==> flow/design.v <==
module reflex_core (
    input wire clk,                   
    input wire rst_n,                 
    input wire signed [15:0] z_pos,   
    input wire signed [15:0] z_vel,   
    input wire signed [15:0] kp_gain,
    input wire signed [15:0] kd_gain,
    input wire signed [15:0] vel_threshold,  
    output reg signed [15:0] u_out,   
    output reg guardian_active        
);
    reg signed [31:0] p_term;
    reg signed [31:0] d_term;
    reg signed [31:0] raw_sum;
    localparam signed [15:0] MAX_OUT = 16'd2000;   
    localparam signed [15:0] MIN_OUT = -16'd2000;  
    always @(posedge clk or negedge rst_n) begin
        if (!rst_n) begin
            u_out <= 16'd0;
            guardian_active <= 1'b0;
            p_term <= 32'd0;
            d_term <= 32'd0;
        end else begin
            if (($signed(z_vel) > $signed(vel_threshold)) || 
                ($signed(z_vel) < -$signed(vel_threshold))) begin
                guardian_active <= 1'b1;
                d_term <= z_vel * (kd_gain <<< 1); 
            end else begin
                guardian_active <= 1'b0;
                d_term <= z_vel * kd_gain;
            end
            p_term <= z_pos * kp_gain;  
            raw_sum = -(p_term + d_term); 
            if (raw_sum > MAX_OUT) 
                u_out <= MAX_OUT;
            else if (raw_sum < MIN_OUT) 
                u_out <= MIN_OUT;
            else
                u_out <= raw_sum[15:0];  
        end
    end
endmodule
# Step by step through the tools: reflex_core
# Tool output for the design above, in the order of the flow.
# Line numbers count from 1 in the design file above.
# Cell names lack the library's common part.
# The mark -- stands for no value.
dict set report design {
  top {reflex_core}
  clock_port {clk}
  cell_library {sky130hd}
  pvt_corner {tt_025C_1v80}
}

# Word level
# Source: Yosys, flattened and elaborated, memories not mapped. Widths are those after wreduce; folded enables and synchronous resets count as part of the registers. Registers that Yosys merges into a memory's read port (data or address) are not register bits. Print and check cells do not count.
dict set report word_totals {
  reg_bits 81
  latch_bits 0
  mem_bits_rw 0
  mem_bits_ro 0
  clocked_rd_ports_x_width 0
  n_memories 0
  in_bits 82
  output_inout_bits 17
  wordCells 19
}
dict set report op_classes {
  add_sub_neg 3
  multipliers 3
  div_mod_pow 0
  cmp 4
  eq_ne 0
  n_shift 0
  mux 4
  bitwise 0
  reduce_and_logical 1
}
# op count
set ops {}
lappend ops {{multiplier 16 x 16 -> 32 bit} 2}
lappend ops {{multiplier 16 x 16 -> 31 bit} 1}
lappend ops {{greater-than comparator 32 x 12 -> 1 bit with constant B} 1}
lappend ops {{less-than comparator 32 x 12 -> 1 bit with constant B} 1}
lappend ops {{adder 32 bit} 1}
lappend ops {{negator 32 bit} 1}
lappend ops {{2-to-1 mux 32 bit} 1}
lappend ops {{2-to-1 mux 16 bit} 2}
lappend ops {{greater-than comparator 16 bit} 1}
lappend ops {{less-than comparator 16 bit} 1}
lappend ops {{negator 16 bit} 1}
lappend ops {{logical OR 1 bit} 1}
lappend ops {{2-to-1 mux 1 bit} 1}

# Depth
# Longest topological path by Yosys (ltp), each cell counted once; first at word level (registers and memories cut), then after technology mapping (sequential cells cut; the memories' decode and read muxes count).
dict set report depth {
  depth_word 5
  abc_area 1
  ltp_mapped 31
  ltp_nobuf 29
}

# Netlist
# Source: synth_stat.txt of the flow (Yosys; design flattened, memories mapped). It holds for the ABC_AREA given above (unset counts as 0); a run with the other value may have another netlist.
# The area totals of this step are shown rounded.
# type count type_area_um2
set by_type {}
lappend by_type {fa_1 525 1.05E+04}
lappend by_type {inv_1 1065 4E+03}
lappend by_type {nand2_1 984 3.69E+03}
lappend by_type {ha_1 257 3.22E+03}
lappend by_type {dfrtp_1 81 2.03E+03}
lappend by_type {xor2_1 68 595.571}
lappend by_type {a21oi_1 95 475.456}
lappend by_type {clkbuf_1 121 454.186}
lappend by_type {nor2_1 119 446.678}
lappend by_type {nand3_1 71 355.341}
lappend by_type {xnor2_1 31 271.51}
lappend by_type {o21ai_0 44 220.211}
lappend by_type {nand4_1 30 187.68}
lappend by_type {nor3_1 19 95.091}
lappend by_type {nand2_2 14 87.584}
lappend by_type {nor2_2 12 75.072}
lappend by_type {a21o_1 9 67.565}
lappend by_type {nand3_2 6 60.058}
# Not listed: further types 25, cells in them 89.
dict set report synth_totals {
  cell_count 3640
  yosys_area_um2 27400
  seq_area_um2 2030
  flip_flops 81
  buffers 125
}

# Worst setup path after synthesis
# Source: OpenSTA report_checks on the synthesized netlist (no wires, ideal clock, input and output delay 20% of the period each), path of least setup slack; recovery checks are left aside. Register names are those of the netlist, which keeps one name where synthesis merged equal registers.
dict set report synth_path {
  kind {input to register}
  startpoint {input z_vel[1]}
  endpoint {register d_term[28]}
  period_ns 8.0
  input_delay_ns 1.600
  setup_time_ns 0.065
  launch_ns 1.600
  t_arrival_ns 7.053
  required_ns 7.935
  path_slack_ns 0.882
  path_delay_ns 5.518
  driving_pins 24
  path_buffers 3
  period_less_setup_slack_ns 7.118
}
# "path_delay_ns" is the arrival time less input delay plus setup time.
# "driving_pins": output pins that drive a net of the path, with the launching flip-flop's if there is one; two outputs of one cell count as two.
# "period_less_setup_slack_ns" = period - worst setup slack (recovery checks aside). The figure is calculated, with input and output delays left at 20% of the set period.
# The rows between start and end are the longest chain of elaborated cells between them; the timing report does not say that the signal goes this way. Where chains are equally long, one stands for them.
# Each line given opens the expression or statement behind the cell; cells for indexed reads and writes are added by Yosys, which also makes memories of some case tables.
# A register here has more assigning lines than the two given.
dict set report synth_via {
  path_cell_list {clkbuf_1 clkbuf_1 nand2_1 fa_1 fa_1 inv_1 fa_1 fa_1 fa_1 inv_1 fa_1 inv_1 ha_1 clkbuf_1 nand2_1 nor3_1 nand4_1 nand3_1 a21o_1 nand3_1 nand2_1 xor2_1 nand2_1 nand2_1}
  elab_chain_cells 3
  cone_cells 6
  lines_between 4
  cone_classes {2 x mul; 2 x compare; 1 x mux; 1 x reduce/logical}
}
# item line_no
set synth_lines {}
lappend synth_lines {{start, declared} 5} ;# input wire signed [15:0] z_vel,
lappend synth_lines {{greater-than comparator 16 bit} 24} ;# if (($signed(z_vel) > $signed(vel_threshold)) ||
lappend synth_lines {{logical OR 1 bit} 24}
lappend synth_lines {{2-to-1 mux 32 bit} 24}
lappend synth_lines {{end, assigned} 27} ;# d_term <= z_vel * (kd_gain <<< 1);
lappend synth_lines {{end, assigned} 30} ;# d_term <= z_vel * kd_gain;
lappend synth_lines {{end, declared} 13} ;# reg signed [31:0] d_term;

# Worst path after layout
# From the final timing report of run A: the path of least setup slack in the routed layout; clock arrival at registers is part of the times.
dict set report layout_path {
  kind {input to register}
  startpoint {input kp_gain[4]}
  endpoint {register p_term[28]}
  period_ns 9.42
  input_delay_ns 1.88
  setup_time_ns 0.11
  launch_ns 1.88
  t_arrival_ns 8.65
  required_ns 9.68
  path_slack_ns 1.03
  driving_pins 18
  path_buffers 2
}
# The rows between start and end are the longest chain of elaborated cells between them; the timing report does not say that the signal goes this way. Where chains are equally long, one stands for them.
dict set report layout_via {
  path_cell_list {clkbuf_1 clkbuf_1 nand2_1 fa_1 inv_1 fa_2 fa_1 fa_1 fa_1 fa_1 ha_1 nand2_1 nor4_1 nand2_1 o211ai_1 a21o_1 a21oi_1 xor2_1}
  elab_chain_cells 1
  cone_cells 1
  lines_between 1
  cone_classes {1 x mul}
}
# item line_no
set layout_lines {}
lappend layout_lines {{start, declared} 6} ;# input wire signed [15:0] kp_gain,
lappend layout_lines {{multiplier 16 x 16 -> 32 bit} 32} ;# p_term <= z_pos * kp_gain;
lappend layout_lines {{end, assigned} 21} ;# p_term <= 32'd0;
lappend layout_lines {{end, assigned} 32}
lappend layout_lines {{end, declared} 12} ;# reg signed [31:0] p_term;

; Flow measurements of reflex_core on sky130hd: 4 stored runs with different settings, listed in no order. Input and output delays are each 20% of the period that was set; the output load is 0.01 pF.
; "timing.achieved_period_ns": clock period set for the run, less the worst setup slack. It is reckoned from that one timing run; input and output delays stay at 20% of the period that was set.
; "timing.worst_path_ns" is the time allowed to the run's worst setup path (the clock period less input and output delay, where it has them) less its slack. Clock arrival times count: a late capture clock shortens it, a late launch clock lengthens it.
; Values from the reports are rounded here.

[run A: settings]
ABC_AREA = 1
CELL_PAD_IN_SITES_GLOBAL_PLACEMENT = 2
CORE_UTILIZATION = 19
CTS_CLUSTER_SIZE = 21
GPL_ROUTABILITY_DRIVEN = 1
GPL_TIMING_DRIVEN = 0
HOLD_SLACK_MARGIN = 0.13
MIN_ROUTING_LAYER = met2
PLACE_DENSITY = 0.64
SETUP_SLACK_MARGIN = 0.71
TNS_END_PERCENT = 50
period_ns = 9.42
CAP_MARGIN = 20
CORE_MARGIN = 2
SLEW_MARGIN = 20
[run A: results]
ys_area_um2 = 27400
finish.stdcell_area_um2 = 30800
timing.worst_path_ns = 6.50
critical_path_kind = input to register
timing.achieved_period_ns = 8.386
final_hold_ws_ns = 0.869
design_die_area_um2 = 147000
final_setup_ws_ns = 1.03

[run B: settings]
CORE_UTILIZATION = 40
period_ns = 7.78
CAP_MARGIN = 20
CORE_MARGIN = 2
SLEW_MARGIN = 20
[run B: results]
design_die_area_um2 = 66700
final_setup_ws_ns = 0.186
final_hold_ws_ns = 0.768
finish.stdcell_area_um2 = 30500
timing.worst_path_ns = 6.04
critical_path_kind = input to register
timing.achieved_period_ns = 7.594
ys_area_um2 = 25900

[run C: settings]
CORE_MARGIN = 10
CORE_UTILIZATION = 71
SLEW_MARGIN = 5
TNS_END_PERCENT = 30
period_ns = 13.1
CAP_MARGIN = 20
[run C: results]
design_die_area_um2 = 44500
final_hold_ws_ns = 0.814
finish.stdcell_area_um2 = 27500
timing.worst_path_ns = 6.96
critical_path_kind = input to register
final_setup_ws_ns = 3.52
timing.achieved_period_ns = 9.577
ys_area_um2 = 25900

[run D: settings]
ABC_AREA = 1
CORE_UTILIZATION = 19
CTS_CLUSTER_SIZE = 21
GPL_ROUTABILITY_DRIVEN = 0
GPL_TIMING_DRIVEN = 0
MIN_ROUTING_LAYER = met2
PLACE_DENSITY = 0.64
SETUP_SLACK_MARGIN = 0.71
TNS_END_PERCENT = 50
period_ns = 8.0
CAP_MARGIN = 20
CORE_MARGIN = 2
SLEW_MARGIN = 20
[run D: results]
timing.worst_path_ns = 5.61
critical_path_kind = input to register
final_hold_ws_ns = 0.798
design_die_area_um2 = 147000
final_setup_ws_ns = 0.790
ys_area_um2 = 27400
finish.stdcell_area_um2 = 31700
timing.achieved_period_ns = 7.210
